==> flow/design.v <==
module Booth_Encoder #(
    parameter radix = 3
) (
    input [radix-1:0] input_num,
    output reg [5-1:0] NUM_CODE  
);
    always @(*) begin
        case (input_num)
            3'b000, 3'b111: NUM_CODE = 5'b10000;
            3'b001, 3'b010: NUM_CODE = 5'b00010;
            3'b101, 3'b110: NUM_CODE = 5'b00001;
            3'b011: NUM_CODE = 5'b01000;
            3'b100: NUM_CODE = 5'b00100;
        endcase
    end
endmodule
`timescale 1ns / 1ps
module Booth_MUL #(
    parameter INPUT_WIDTH = 8,
    parameter NUM_CODE_WIDTH = 5,
    parameter MATRIX_SIZE = 3,
    parameter OUTPUT_WIDTH=$clog2(MATRIX_SIZE*(2**INPUT_WIDTH))-1
) (
    input clk,reset_n,
    input signed [INPUT_WIDTH-1:0] input_q,
    input [NUM_CODE_WIDTH-1:0] NUM_CODE,
    input signed [OUTPUT_WIDTH-1:0] input_partialmul,
    output signed [OUTPUT_WIDTH-1:0] partialmul_out,
    output signed [INPUT_WIDTH-1:0] input_q_next
);
    wire signed [OUTPUT_WIDTH-1:0] input_partialmul_opshift;
    assign input_partialmul_opshift = input_partialmul <<< 2;
    reg signed [OUTPUT_WIDTH-1:0] pipeline_reg_input_partialmul_opshift;
    reg signed [INPUT_WIDTH-1:0] pipeline_reg_input_q;
    reg [NUM_CODE_WIDTH-1:0] pipeline_reg_NUM_CODE;
    reg signed [OUTPUT_WIDTH-1:0] partialmul_out_inner;
    wire signed [OUTPUT_WIDTH-1:0] q_ext, q_rev_ext;
    assign q_ext = pipeline_reg_input_q;
    assign q_rev_ext = -q_ext;
    always @(posedge clk or negedge reset_n) begin
        if (!reset_n)begin
            pipeline_reg_input_partialmul_opshift<=0;
            pipeline_reg_input_q<=0;
            pipeline_reg_NUM_CODE<=0;
        end
        else begin
            pipeline_reg_input_partialmul_opshift<=input_partialmul_opshift;
            pipeline_reg_input_q<=input_q;
            pipeline_reg_NUM_CODE<=NUM_CODE;
        end
    end
    reg signed [INPUT_WIDTH-1:0] input_q_state2;
    always @(posedge clk or negedge reset_n) begin
        if (!reset_n) begin
            partialmul_out_inner<=0;
            input_q_state2<=0;
        end
        else begin
            case (pipeline_reg_NUM_CODE)
                5'b01000:partialmul_out_inner<=(q_ext<<<1)+pipeline_reg_input_partialmul_opshift;
                5'b00100:partialmul_out_inner<=(q_rev_ext<<<1)+pipeline_reg_input_partialmul_opshift;
                5'b00010:partialmul_out_inner<=q_ext+pipeline_reg_input_partialmul_opshift;
                5'b00001:partialmul_out_inner<=q_rev_ext+pipeline_reg_input_partialmul_opshift;
                default:partialmul_out_inner<=pipeline_reg_input_partialmul_opshift;
            endcase
            input_q_state2<=pipeline_reg_input_q;
        end
    end
    assign input_q_next=input_q_state2;
    assign partialmul_out=partialmul_out_inner;
endmodule
`timescale 1ns / 1ps
module Booth_top #(
    parameter INPUT_WIDTH = 8,
    parameter NUM_CODE_WIDTH = 5,
    parameter MATRIX_SIZE = 3,
    parameter OUTPUT_WIDTH=$clog2(MATRIX_SIZE*(2**INPUT_WIDTH))-1
) (
    input clk,
    input reset_n,
    input signed [INPUT_WIDTH-1:0] input_q,
    input signed [INPUT_WIDTH-1:0] input_k,
    input signed [OUTPUT_WIDTH-1:0] left_final_partialmul_out,  
    output reg signed [OUTPUT_WIDTH-1:0] final_partialmul_out
);
    wire [NUM_CODE_WIDTH-1:0] NUM_CODE_0, NUM_CODE_1, NUM_CODE_2, NUM_CODE_3;
    wire signed [OUTPUT_WIDTH-1:0] partialmul_out_0;
    wire signed [OUTPUT_WIDTH-1:0] partialmul_out_1;
    wire signed [OUTPUT_WIDTH-1:0] partialmul_out_2;
    wire signed [OUTPUT_WIDTH-1:0] partialmul_out_3;
    wire signed [INPUT_WIDTH-1:0] q_next_0;
    wire signed [INPUT_WIDTH-1:0] q_next_1;
    wire signed [INPUT_WIDTH-1:0] q_next_2;
    Booth_Encoder booth_enc0 (
        .input_num($unsigned(input_k[7:5])),
        .NUM_CODE(NUM_CODE_0)
    );
    Booth_Encoder booth_enc1 (
        .input_num($unsigned(input_k[5:3])),
        .NUM_CODE(NUM_CODE_1)
    );
    Booth_Encoder booth_enc2 (
        .input_num($unsigned(input_k[3:1])),
        .NUM_CODE(NUM_CODE_2)
    );
    Booth_Encoder booth_enc3 (
        .input_num({$unsigned(input_k[1:0]), 1'b0}),
        .NUM_CODE(NUM_CODE_3)
    );
    Booth_MUL #(.MATRIX_SIZE(MATRIX_SIZE), .OUTPUT_WIDTH(OUTPUT_WIDTH),
                .INPUT_WIDTH(INPUT_WIDTH), .NUM_CODE_WIDTH(NUM_CODE_WIDTH)) Booth_MUL_0 (
        .clk(clk),
        .reset_n(reset_n),
        .input_q(input_q),
        .NUM_CODE(NUM_CODE_0),
        .input_partialmul({OUTPUT_WIDTH{1'b0}}),
        .partialmul_out(partialmul_out_0),
        .input_q_next(q_next_0)
    );
    Booth_MUL #(.MATRIX_SIZE(MATRIX_SIZE), .OUTPUT_WIDTH(OUTPUT_WIDTH),
                .INPUT_WIDTH(INPUT_WIDTH), .NUM_CODE_WIDTH(NUM_CODE_WIDTH)) Booth_MUL_1 (
        .clk(clk),
        .reset_n(reset_n),
        .input_q(q_next_0),
        .NUM_CODE(NUM_CODE_1),
        .input_partialmul(partialmul_out_0),
        .partialmul_out(partialmul_out_1),
        .input_q_next(q_next_1)
    );
    Booth_MUL #(.MATRIX_SIZE(MATRIX_SIZE), .OUTPUT_WIDTH(OUTPUT_WIDTH),
                .INPUT_WIDTH(INPUT_WIDTH), .NUM_CODE_WIDTH(NUM_CODE_WIDTH)) Booth_MUL_2 (
        .clk(clk),
        .reset_n(reset_n),
        .input_q(q_next_1),
        .NUM_CODE(NUM_CODE_2),
        .input_partialmul(partialmul_out_1),
        .partialmul_out(partialmul_out_2),
        .input_q_next(q_next_2)
    );
    Booth_MUL #(.MATRIX_SIZE(MATRIX_SIZE), .OUTPUT_WIDTH(OUTPUT_WIDTH),
                .INPUT_WIDTH(INPUT_WIDTH), .NUM_CODE_WIDTH(NUM_CODE_WIDTH)) Booth_MUL_3 (
        .clk(clk),
        .reset_n(reset_n),
        .input_q(q_next_2),
        .NUM_CODE(NUM_CODE_3),
        .input_partialmul(partialmul_out_2),
        .partialmul_out(partialmul_out_3),
        .input_q_next()
    );
    always @(posedge clk or negedge reset_n) begin
        if (!reset_n) final_partialmul_out <= 0;
        else final_partialmul_out <= partialmul_out_3 + left_final_partialmul_out;
    end
endmodule
module PE_Array #(
    parameter INPUT_WIDTH = 8,
    parameter NUM_CODE_WIDTH = 5,
    parameter MATRIX_SIZE = 3,
    parameter OUTPUT_WIDTH=$clog2(MATRIX_SIZE*(2**INPUT_WIDTH))-1
)(
    input clk,
    input reset_n,
    input [INPUT_WIDTH*MATRIX_SIZE-1:0] input_q,  
    input [INPUT_WIDTH*MATRIX_SIZE*MATRIX_SIZE-1:0] input_k,  
    output [OUTPUT_WIDTH*MATRIX_SIZE-1:0] final_partialmul_out   
);
    wire [OUTPUT_WIDTH*MATRIX_SIZE*(MATRIX_SIZE+1)-1:0] psum;
    genvar i, j;
    generate
        for (i = 0; i < MATRIX_SIZE; i = i + 1) begin : row
            assign psum[OUTPUT_WIDTH*(i*(MATRIX_SIZE+1))+:OUTPUT_WIDTH] = {OUTPUT_WIDTH{1'b0}};
            for (j = 0; j < MATRIX_SIZE; j = j + 1) begin : col
                Booth_top #(
                    .INPUT_WIDTH(INPUT_WIDTH),
                    .NUM_CODE_WIDTH(NUM_CODE_WIDTH),
                    .MATRIX_SIZE(MATRIX_SIZE),
                    .OUTPUT_WIDTH(OUTPUT_WIDTH)
                ) pe (
                    .clk(clk),
                    .reset_n(reset_n),
                    .input_q(input_q[INPUT_WIDTH*(MATRIX_SIZE-j)-1-:INPUT_WIDTH]),  
                    .input_k(input_k[INPUT_WIDTH*(MATRIX_SIZE*MATRIX_SIZE-MATRIX_SIZE*i-j)-1-:INPUT_WIDTH]),  
                    .left_final_partialmul_out(psum[OUTPUT_WIDTH*(i*(MATRIX_SIZE+1)+j)+:OUTPUT_WIDTH]),  
                    .final_partialmul_out(psum[OUTPUT_WIDTH*(i*(MATRIX_SIZE+1)+j+1)+:OUTPUT_WIDTH])  
                );
                if(j==MATRIX_SIZE-1) assign final_partialmul_out[(MATRIX_SIZE-i)*OUTPUT_WIDTH-1-:OUTPUT_WIDTH]=psum[OUTPUT_WIDTH*(i*(MATRIX_SIZE+1)+j+1)+:OUTPUT_WIDTH];
            end
        end
    endgenerate
endmodule
module Array_control#(
    parameter INPUT_WIDTH = 8,
    parameter NUM_CODE_WIDTH = 5,
    parameter MATRIX_SIZE = 3,
    parameter ADDR_WIDTH = $clog2(MATRIX_SIZE**2<<2),
    parameter OUTPUT_WIDTH=$clog2(MATRIX_SIZE*(2**INPUT_WIDTH))-1
)(
    input start,clk,reset_n,
    input        [INPUT_WIDTH*MATRIX_SIZE-1:0]      buffer_input_q, 
    input        [INPUT_WIDTH*MATRIX_SIZE*MATRIX_SIZE-1:0]           buffer_input_k,
    output       job_start,
    output reg         buffer_read_K_EN,
    output             buffer_read_Q_EN,
    output reg      write_enable,
    output reg     [ADDR_WIDTH-1:0]        write_addr,
    output     [ADDR_WIDTH-1:0]        buffer_Q_addr,
    output   [MATRIX_SIZE*OUTPUT_WIDTH-1:0]             QK_RESULT
);
localparam IDLE=1'b0;
localparam ROLLING=1'b1;
localparam PIPE_LATENCY = 1 + 2*4 + 1 + (MATRIX_SIZE-1);
localparam LAST_CNT = PIPE_LATENCY + MATRIX_SIZE - 1;
reg state;
reg [5:0] cnt;
assign job_start = (state==IDLE) & start;
assign buffer_read_Q_EN = (state==ROLLING) && (cnt < 2*MATRIX_SIZE-1);
assign buffer_Q_addr = cnt[ADDR_WIDTH-1:0];
wire [OUTPUT_WIDTH*MATRIX_SIZE-1:0] final_partialmul_out;
    PE_Array #(
        .INPUT_WIDTH(INPUT_WIDTH),
        .NUM_CODE_WIDTH(NUM_CODE_WIDTH),
        .MATRIX_SIZE(MATRIX_SIZE),
        .OUTPUT_WIDTH(OUTPUT_WIDTH)
    ) pe_array_inst (
        .clk(clk),
        .reset_n(reset_n),
        .input_q(buffer_input_q),
        .input_k(buffer_input_k),
        .final_partialmul_out(final_partialmul_out)
    );
assign QK_RESULT=final_partialmul_out;
always @(posedge clk or negedge reset_n) begin
    if(!reset_n)begin
        state<=IDLE;
        cnt<=0;
        buffer_read_K_EN<=0;
        write_enable<=0;
        write_addr<=0;
    end
    else case (state)
    IDLE: begin
        write_enable<=0;
        if(start) begin
            state<=ROLLING;
            cnt<=0;
            buffer_read_K_EN<=1;
        end
    end
    ROLLING:begin
        cnt<=cnt+1;
        buffer_read_K_EN<=0;
        if(cnt>=PIPE_LATENCY-1 && cnt<LAST_CNT) begin
            write_enable<=1;
            write_addr<=cnt-(PIPE_LATENCY-1);
        end
        else write_enable<=0;
        if(cnt==LAST_CNT-1) state<=IDLE;
    end
    endcase
end
endmodule
module matrix_buffer #(
    parameter INPUT_WIDTH = 8,
    parameter MATRIX_SIZE = 3,
    parameter ADDR_WIDTH = $clog2(MATRIX_SIZE**2 << 2)
)(
    input clk,
    input reset_n,
    input K_V_read_EN, K_V_write_EN, K_V_clear,
    input signed [INPUT_WIDTH*MATRIX_SIZE-1:0] MATRIX_INPUT,
    output reg signed [INPUT_WIDTH*MATRIX_SIZE*MATRIX_SIZE-1:0] MATRIX_OUTPUT  
);
    integer i, j;
    reg signed [INPUT_WIDTH*MATRIX_SIZE-1:0] BUFFER [MATRIX_SIZE-1:0];
    reg [ADDR_WIDTH-1:0] K_offset;
    always @(posedge clk or negedge reset_n) begin
        if (~reset_n) begin
            MATRIX_OUTPUT <= 0;
            K_offset <= 0;
           for (j = 0; j < MATRIX_SIZE; j = j + 1) begin
               BUFFER[j] <= {MATRIX_SIZE*INPUT_WIDTH{1'b0}};
           end
        end
        else begin
            if (K_V_read_EN) begin
                for (i = 0; i < MATRIX_SIZE; i = i + 1) begin
                    MATRIX_OUTPUT[(MATRIX_SIZE-i) * INPUT_WIDTH * MATRIX_SIZE -1 -: MATRIX_SIZE * INPUT_WIDTH] <= BUFFER[i];
                end
            end
            if (K_V_clear) K_offset <= 0;
            else if (K_V_write_EN) begin
                if (K_offset < MATRIX_SIZE) BUFFER[K_offset] <= MATRIX_INPUT;
                K_offset <= K_offset + 1;  
            end
        end
    end
endmodule
module row_buffer #(
    parameter INPUT_WIDTH = 8,          
    parameter MATRIX_SIZE = 3,          
    parameter ADDR_WIDTH = $clog2(MATRIX_SIZE**2<<2)  
)(
    input clk,
    input reset_n,
    input write_en, clear,                            
    input [MATRIX_SIZE*INPUT_WIDTH-1:0] ROW_INPUT,
    input read_en,                                      
    input [ADDR_WIDTH-1:0] read_addr,                   
    output reg [MATRIX_SIZE*INPUT_WIDTH-1:0] read_data       
);
    localparam DEPTH = 2*MATRIX_SIZE-1;
    reg [MATRIX_SIZE*INPUT_WIDTH-1:0] buffer_data [DEPTH-1:0];  
    reg [ADDR_WIDTH-1:0] offset;
    integer j;
    always @(posedge clk or negedge  reset_n) begin
        if (~reset_n) begin
           for (j = 0; j < DEPTH; j = j + 1) begin
               buffer_data[j] <= {MATRIX_SIZE*INPUT_WIDTH{1'b0}};
           end
            offset <= 0;
            read_data <= {MATRIX_SIZE*INPUT_WIDTH{1'b0}};
        end
        else begin
            if (clear) offset <= 0;
            else if (write_en) begin
                for (j = 0; j < MATRIX_SIZE; j = j + 1) begin
                    if (offset + j < DEPTH)
                        buffer_data[offset + j][(MATRIX_SIZE - j) * INPUT_WIDTH - 1 -: INPUT_WIDTH]
                            <= ROW_INPUT[(MATRIX_SIZE - j) * INPUT_WIDTH - 1 -: INPUT_WIDTH];
                end
                offset <= offset + 1;  
            end
            if (read_en) begin
                if (read_addr < DEPTH) read_data <= buffer_data[read_addr];
            end
        end
    end
endmodule
module OutputBuffer #(
    parameter MATRIX_SIZE = 3,
    parameter INPUT_WIDTH=8,
    parameter ADDR_WIDTH = $clog2(MATRIX_SIZE**2<<2),
    parameter OUTPUT_WIDTH = $clog2(MATRIX_SIZE*(2**INPUT_WIDTH))-1
)(
    input clk,
    input reset_n,
    input read_en,
    input [ADDR_WIDTH-1:0] READ_ADDR,
    input write_enable,
    input [ADDR_WIDTH-1:0] write_addr,
    input [OUTPUT_WIDTH*MATRIX_SIZE-1:0] QK_RESULT ,  
    output reg [MATRIX_SIZE*OUTPUT_WIDTH-1:0] QK_RESULT_READ
);
reg [OUTPUT_WIDTH-1:0] BUFFER [MATRIX_SIZE-1:0][MATRIX_SIZE-1:0];  
integer i,j;
always @(posedge clk or negedge  reset_n) begin
    if (~reset_n) begin
        QK_RESULT_READ<=0;
        for(i=0;i<MATRIX_SIZE;i=i+1) for(j=0;j<MATRIX_SIZE;j=j+1) BUFFER[i][j]<=0;
    end else begin
        if(write_enable) begin
            for(i=0;i<MATRIX_SIZE;i=i+1)
                if(write_addr<MATRIX_SIZE)
                    BUFFER[i][write_addr]<=QK_RESULT[(MATRIX_SIZE-i)*OUTPUT_WIDTH-1-:OUTPUT_WIDTH];
        end
        if(read_en && READ_ADDR<MATRIX_SIZE) begin
            for (i = 0; i < MATRIX_SIZE; i = i + 1) begin
                QK_RESULT_READ[(MATRIX_SIZE-i) * OUTPUT_WIDTH -1 -: OUTPUT_WIDTH] <= BUFFER[READ_ADDR][i]; 
            end
        end
    end
end
endmodule
module Attention_top #(
    parameter INPUT_WIDTH = 8,
    parameter NUM_CODE_WIDTH = 5,
    parameter MATRIX_SIZE = 3,
    parameter ADDR_WIDTH = $clog2(MATRIX_SIZE**2<<2),
    parameter OUTPUT_WIDTH = $clog2(MATRIX_SIZE*(2**INPUT_WIDTH))-1
)(
    input clk,
    input reset_n,
    input start,
    input softmax_req,DATA_write_EN,
    input  [INPUT_WIDTH*MATRIX_SIZE-1:0] Q_INPUT,
    input [INPUT_WIDTH*MATRIX_SIZE-1:0] MATRIX_INPUT,
    output reg [MATRIX_SIZE*OUTPUT_WIDTH-1:0] Output_RESULT,
    input output_req
);
wire [ADDR_WIDTH-1:0] Q_S_addr, write_addr;
wire [MATRIX_SIZE*OUTPUT_WIDTH-1:0] QK_RESULT;
wire write_enable;
wire job_start;
wire [INPUT_WIDTH*MATRIX_SIZE*MATRIX_SIZE-1:0] MATRIX_OUTPUT;
wire [OUTPUT_WIDTH*MATRIX_SIZE-1:0] output_buffer_READ_VALUE;
wire [INPUT_WIDTH*MATRIX_SIZE-1:0] Q_S_date;
wire K_V_read_EN;
wire Q_S_read_EN;
reg output_buffer_READ_EN;
reg [ADDR_WIDTH-1:0] output_buffer_READ_ADDR;
reg [ADDR_WIDTH-1:0] output_READ_ADDR;
    Array_control #(
        .INPUT_WIDTH(INPUT_WIDTH),
        .NUM_CODE_WIDTH(NUM_CODE_WIDTH),
        .MATRIX_SIZE(MATRIX_SIZE),
        .ADDR_WIDTH(ADDR_WIDTH),
        .OUTPUT_WIDTH(OUTPUT_WIDTH)
    ) array_control_inst (
        .start(start),
        .clk(clk),
        .reset_n(reset_n),
        .buffer_input_q(Q_S_date),
        .buffer_input_k(MATRIX_OUTPUT),
        .job_start(job_start),
        .buffer_read_K_EN(K_V_read_EN),
        .buffer_read_Q_EN(Q_S_read_EN),
        .write_enable(write_enable),
        .write_addr(write_addr),
        .buffer_Q_addr(Q_S_addr),
        .QK_RESULT(QK_RESULT)
    );
    matrix_buffer #(
        .INPUT_WIDTH(INPUT_WIDTH),
        .MATRIX_SIZE(MATRIX_SIZE),
        .ADDR_WIDTH(ADDR_WIDTH)
    ) matrix_buffer_inst (
        .clk(clk),
        .reset_n(reset_n),
        .K_V_read_EN(K_V_read_EN),
        .K_V_write_EN(DATA_write_EN),
        .K_V_clear(job_start),
        .MATRIX_INPUT(MATRIX_INPUT),
        .MATRIX_OUTPUT(MATRIX_OUTPUT)
    );
    row_buffer #(
        .INPUT_WIDTH(INPUT_WIDTH),
        .MATRIX_SIZE(MATRIX_SIZE),
        .ADDR_WIDTH(ADDR_WIDTH)
    ) row_buffer_inst (
        .clk(clk),
        .reset_n(reset_n),
        .write_en(DATA_write_EN),
        .clear(job_start),
        .ROW_INPUT(Q_INPUT),
        .read_en(Q_S_read_EN),
        .read_addr(Q_S_addr),
        .read_data(Q_S_date)
    );
    OutputBuffer #(
        .MATRIX_SIZE(MATRIX_SIZE),
        .INPUT_WIDTH(INPUT_WIDTH),
        .ADDR_WIDTH(ADDR_WIDTH),
        .OUTPUT_WIDTH(OUTPUT_WIDTH)
    ) output_buffer_inst (
        .clk(clk),
        .reset_n(reset_n),
        .write_enable(write_enable),
        .write_addr(write_addr),
        .QK_RESULT(QK_RESULT),
        .read_en(output_buffer_READ_EN),
        .READ_ADDR(output_buffer_READ_ADDR),
        .QK_RESULT_READ(output_buffer_READ_VALUE)
    );
    always @(posedge clk or negedge reset_n) begin
        if(~reset_n) begin
            output_READ_ADDR<=0;
            output_buffer_READ_EN<=0;
            output_buffer_READ_ADDR<=0;
            Output_RESULT<=0;
        end
        else if(output_req) begin
            output_buffer_READ_EN<=1;
            output_buffer_READ_ADDR<=output_READ_ADDR;
            output_READ_ADDR<=output_READ_ADDR+1;
            Output_RESULT<=output_buffer_READ_VALUE;
        end
        else begin
            output_READ_ADDR<=0;
            output_buffer_READ_EN<=0;
            Output_RESULT<=0;
        end
    end
endmodule
-- Step by step through the tools: Attention_top
What the tools print for Attention_top, step after step.
Lines are those of the file above, counted from 1.
Operators: Yosys type, input widths -> output width; for muxes data width and select width s.
Library cell names are shortened.
The mark -- stands for no value.
- top module: Attention_top
- clock input: clk
- standard-cell library: sky130hd
- timing corner: tt_025C_1v80

-- Elaborated design
Yosys after proc, flatten, opt, wreduce and memory -nomap, before mapping. Print and check cells are not counted.
Memory sizes are those after Yosys's memory passes, which may raise the word count (mostly to a power of two), join words into wider ones and drop unused or constant bits.
- noted register bits: 1063
- memory bits (read-only): 1440
- clocked read ports x word width: 180
- memory cells: 36
- noted output and inout bits: 27
- noted word-level cells: 718
- memories (memory ; words ; width ; read ports ; wr ports ; RTL line ; RTL):
    (name not given) ; 8 ; 5 ; 1 ; 0 ; 8 ; case (input_num)
    (name not given) ; 8 ; 5 ; 1 ; 0 ; 8 ;
    (name not given) ; 8 ; 5 ; 1 ; 0 ; 8 ;
    (name not given) ; 8 ; 5 ; 1 ; 0 ; 8 ;
    (name not given) ; 8 ; 5 ; 1 ; 0 ; 8 ;
    (name not given) ; 8 ; 5 ; 1 ; 0 ; 8 ;
Memories not listed: 30.
- $add $sub $neg at 138
- $mul at 1
- noted $lt $le $gt $ge: 9
- noted equal/unequal tests: 212
- noted mux-type cells: 110
- noted bitwise logic cells: 3
- reductions and logical operators: 71
- operators with widths (cell ; number):
    $mux 9 ; 54
    $pmux 9 s4 ; 9
    $add 9x9->9 ; 33
    $add 7x7->7 ; 36
    $pmux 7 s4 ; 9
    $pmux 9 s9 ; 3
    $eq 5x1->1 const B ; 36
    $eq 5x2->1 const B ; 36
    $eq 5x3->1 const B ; 36
    $eq 5x4->1 const B ; 36
    $add 5x5->5 ; 36
    $pmux 5 s4 ; 9
    $pmux 24 s5 ; 1
    $pmux 3 s4 ; 9
    $eq 4x3->1 const B ; 24
    $add 8x9->9 ; 9
    $reduce_and 4->1 ; 18
    $mul 32x2->4 const B ; 1
    $lt 32x3->1 const B ; 2
    $eq 4x2->1 const B ; 12
    $logic_not 1->1 ; 36
    $mux 6 ; 6
    $neg 8->9 ; 3
    $mux 27 ; 1
    $eq 3x2->1 const B ; 8
    $eq 4x1->1 const B ; 6
    $eq 4x4->1 const B ; 6
    $logic_not 4->1 ; 6
Not listed: further kinds 33, cells in them 63.

-- Depth
Longest topological path by Yosys (ltp), each cell counted once; first at word level (registers and memories cut), then after technology mapping (sequential cells cut; the memories' decode and read muxes count).
- depth in word-level cells at 9
- ABC_AREA at 1
- mapped depth at 21
- depth with buffers taken out at 20

-- After synthesis
Yosys stat after the flow's synthesis: flattened, memories mapped to cells. It holds for the ABC_AREA given above (unset counts as 0); a run with the other value may have another netlist.
Totals and module areas in this step are rounded.
- cell types (cell ; number):
    dfrtp_1 ; 1234
    nand2_1 ; 1424
    inv_1 ; 943
    ha_1 ; 250
    o21ai_0 ; 455
    nor2_1 ; 399
    a21oi_1 ; 238
    nand4_1 ; 182
    o21ai_1 ; 219
    nand3_1 ; 192
    fa_1 ; 34
    xor2_1 ; 73
    o22ai_1 ; 92
    xnor2_1 ; 63
    o221ai_1 ; 49
    mux2_2 ; 36
    o211ai_1 ; 49
    clkbuf_1 ; 95
Not listed: further types 44, cells in them 451.
- cell count: 6478
- synthesis area: 58200 um^2
- noted sequential part of the area: 30900 um^2
- flip-flops: 1234
- buffers at 152

-- Timing after synthesis
OpenSTA on the mapped netlist: ideal clock, no wires. The path of least setup slack (recovery checks aside). Input and output delay are each 20% of the period. Register names are those of the netlist, which keeps one name where synthesis merged equal registers.
- path type: reg2reg
- start point: reg output_buffer_READ_ADDR[0]
- end point: reg output_buffer_inst.QK_RESULT_READ[19]
- period: 5.0 ns
- library setup time: 0.116 ns
- data arrival time: 2.952 ns
- noted data required time: 4.884 ns
- noted slack: 1.932 ns
- path delay: 3.068 ns
- noted stages: 15
- noted buffers on the path: 1
- noted synthesis period reached: 3.068 ns
"path delay" is the arrival time less input delay plus setup time.
"stages": output pins that drive a net of the path, with the launching flip-flop's if there is one; two outputs of one cell count as two.
"synthesis period reached" is the clock period less the worst setup slack; recovery checks do not enter. This is arithmetic on one report: input and output delays are still those of the set period (20% each).
Between the ends stands the longest chain of elaborated cells between them, by number of cells; it is not shown to be the way that was timed. Of several equally long chains one is given.
A line is the first line of the expression or statement that the cell stems from. Yosys adds cells for indexed reads and writes and turns some case tables into memories.
- cell sequence: dfrtp_1 > inv_1 > ha_1 > inv_1 > fa_1 > ha_1 > clkbuf_1 > nor2_1 > nand3_1 > nand2_1 > nor2_4 > nor2_1 > nand3_1 > nand2_1 > nand2_1
- length of the longest elaborated chain: 5
- ends and longest elaborated chain, after synthesis (what ; RTL line ; RTL):
    from (decl) ; 400 ; reg [ADDR_WIDTH-1:0] output_buffer_READ_ADDR;
    from (assign) ; 468 ; output_buffer_READ_ADDR<=0;
    from (assign) ; 473 ; output_buffer_READ_ADDR<=output_READ_ADDR;
    $sub 2x6->7 ; 368 ; QK_RESULT_READ[(MATRIX_SIZE-i) * OUTPUT_WIDTH -1 -: OUTPUT_WIDTH] <= BUFFER[READ_ADDR][i];
    $mul 32x2->4 ; 368 ;
    $add 4x2->4 ; 368 ;
    $eq 4x4->1 ; 368 ;
    $pmux 9 s9 ; 368 ;
    to (assign) ; 358 ; QK_RESULT_READ<=0;
    to (assign) ; 368 ;
    to (decl) ; 352 ; output reg [MATRIX_SIZE*OUTPUT_WIDTH-1:0] QK_RESULT_READ

-- Path in the finished layout
Path of least setup slack in the final report of job 1 (OpenROAD, finished layout, wires in). Where an end is a register, its clock arrival counts in the times.
- path type: reg2reg
- start point: reg array_control_inst.pe_array_inst.row[1].col[2].pe.Booth_MUL_3.pipeline_reg_NUM_CODE[4]
- end point: reg array_control_inst.pe_array_inst.row[1].col[2].pe.Booth_MUL_3.partialmul_out_inner[8]
- period: 4.53 ns
- library setup time: 0.11 ns
- data arrival time: 3.84 ns
- noted data required time: 5.18 ns
- noted slack: 1.34 ns
- noted stages: 20
- noted buffers on the path: 2
Between the ends stands the longest chain of elaborated cells between them, by number of cells; it is not shown to be the way that was timed. Of several equally long chains one is given.
At most two assigning lines are given for a register; there are more.
- cell sequence: dfrtp_1 > nor2_1 > inv_1 > nor3_1 > buf_4 > buf_4 > inv_1 > o221ai_1 > a21oi_1 > a21oi_1 > ha_1 > inv_1 > o21bai_1 > o21ai_0 > nand2_1 > a21oi_1 > a21o_1 > nand3_1 > nand2_1 > nand2_1
- length of the longest elaborated chain: 2
- ends and longest elaborated chain, after layout (what ; RTL line ; RTL):
    from (decl) ; 35 ; reg [NUM_CODE_WIDTH-1:0] pipeline_reg_NUM_CODE;
    $eq 5x1->1 ; 59 ; case (pipeline_reg_NUM_CODE)
    $pmux 9 s4 ; 59 ;
    to (assign) ; 60 ; 5'b01000:partialmul_out_inner<=(q_ext<<<1)+pipeline_reg_input_partialmul_opshift;
    to (assign) ; 61 ; 5'b00100:partialmul_out_inner<=(q_rev_ext<<<1)+pipeline_reg_input_partialmul_opshift;
    to (decl) ; 36 ; reg signed [OUTPUT_WIDTH-1:0] partialmul_out_inner;

FLOW RESULTS
============

6 stored runs of Attention_top in the flow (synthesis by Yosys, layout by OpenROAD, sky130hd cells), in arbitrary order. Constraints: input delay and output delay 20% of the set period each, output load 0.01 pF.
By "period achieved" is meant the clock period of the run minus its worst setup slack. This is arithmetic on one report: input and output delays are still those of the set period (20% each).
"worst setup path time" means the part of the period allowed to the worst setup path (the constraints hold back 20% at inputs and 20% at outputs) less its slack; where the path has registers, the arrival times of their clocks count too.
"total power of the final layout" is the tool's figure for a default switching activity; nothing was simulated.
Values from the reports are rounded here.

Job 1
Settings were ABC_AREA = 1; CAP_MARGIN = 0; CELL_PAD_IN_SITES_DETAIL_PLACEMENT = 1; CELL_PAD_IN_SITES_GLOBAL_PLACEMENT = 0; CORE_MARGIN = 5; CORE_UTILIZATION = 49; CTS_CLUSTER_SIZE = 84; HOLD_SLACK_MARGIN = 0.16; MAX_ROUTING_LAYER = met4; MIN_ROUTING_LAYER = met1; SETUP_SLACK_MARGIN = 1.32; SLEW_MARGIN = 30; TNS_END_PERCENT = 5; period_ns = 4.53
- utilization in the final report at 56.9 %
- noted the worst setup path time: 3.19 ns
- class of the worst setup path: reg2reg
- standard-cell area after routing: 67200 um^2
- noted the post-synthesis cell area: 58200 um^2
- total negative slack: 0.000 ns
- noted the worst setup slack after layout: 1.34 ns
- overall die area: 126000 um^2
- period achieved: 3.190 ns
- noted the total power of the final layout: 47.9 mW

Job 2
Settings were CELL_PAD_IN_SITES_DETAIL_PLACEMENT = 0; CORE_ASPECT_RATIO = 1.51; CORE_UTILIZATION = 54; CTS_CLUSTER_SIZE = 61; GPL_TIMING_DRIVEN = 0; MAX_ROUTING_LAYER = met4; SETUP_SLACK_MARGIN = 0.2; period_ns = 3.47; CAP_MARGIN = 20; CORE_MARGIN = 2; SLEW_MARGIN = 20
- standard-cell area after routing: 68500 um^2
- noted the worst setup slack after layout: -0.002 ns
- noted the post-synthesis cell area: 58100 um^2
- noted the total power of the final layout: 68.6 mW
- period achieved: 3.472 ns
- utilization in the final report at 64.4 %
- overall die area: 110000 um^2
- total negative slack: -0.002 ns
- noted the worst setup path time: 3.47 ns
- class of the worst setup path: reg2reg

Job 3
Settings were ABC_AREA = 1; CELL_PAD_IN_SITES_DETAIL_PLACEMENT = 1; CELL_PAD_IN_SITES_GLOBAL_PLACEMENT = 3; CORE_ASPECT_RATIO = 0.68; CORE_MARGIN = 2; CORE_UTILIZATION = 67; CTS_CLUSTER_DIAMETER = 223; PLACE_DENSITY = 0.57; SETUP_SLACK_MARGIN = 0.24; period_ns = 4.29; CAP_MARGIN = 20; SLEW_MARGIN = 20
- stopped before the end: placement reported GPL-0301

Job 4
Settings were CORE_UTILIZATION = 40; period_ns = 5.0; CAP_MARGIN = 20; CORE_MARGIN = 2; SLEW_MARGIN = 20
- standard-cell area after routing: 66200 um^2
- total negative slack: 0.000 ns
- noted the worst setup path time: 4.03 ns
- class of the worst setup path: reg2reg
- utilization in the final report at 46.0 %
- noted the worst setup slack after layout: 0.967 ns
- period achieved: 4.033 ns
- noted the total power of the final layout: 45.1 mW
- noted the post-synthesis cell area: 58100 um^2
- overall die area: 148000 um^2

Job 5
Settings were CORE_UTILIZATION = 40; period_ns = 7.29; CAP_MARGIN = 20; CORE_MARGIN = 2; SLEW_MARGIN = 20
- overall die area: 148000 um^2
- noted the worst setup path time: 4.65 ns
- class of the worst setup path: reg2reg
- utilization in the final report at 45.7 %
- total negative slack: 0.000 ns
- standard-cell area after routing: 65700 um^2
- period achieved: 4.650 ns
- noted the post-synthesis cell area: 58100 um^2
- noted the total power of the final layout: 30.5 mW
- noted the worst setup slack after layout: 2.64 ns

Job 6
Settings were CORE_ASPECT_RATIO = 1.51; CORE_UTILIZATION = 54; period_ns = 3.47; CAP_MARGIN = 20; CORE_MARGIN = 2; SLEW_MARGIN = 20
- noted the total power of the final layout: 65.6 mW
- standard-cell area after routing: 66400 um^2
- noted the worst setup path time: 3.38 ns
- class of the worst setup path: reg2reg
- noted the worst setup slack after layout: 0.091 ns
- overall die area: 110000 um^2
- utilization in the final report at 62.3 %
- period achieved: 3.379 ns
- total negative slack: 0.000 ns
- noted the post-synthesis cell area: 58100 um^2
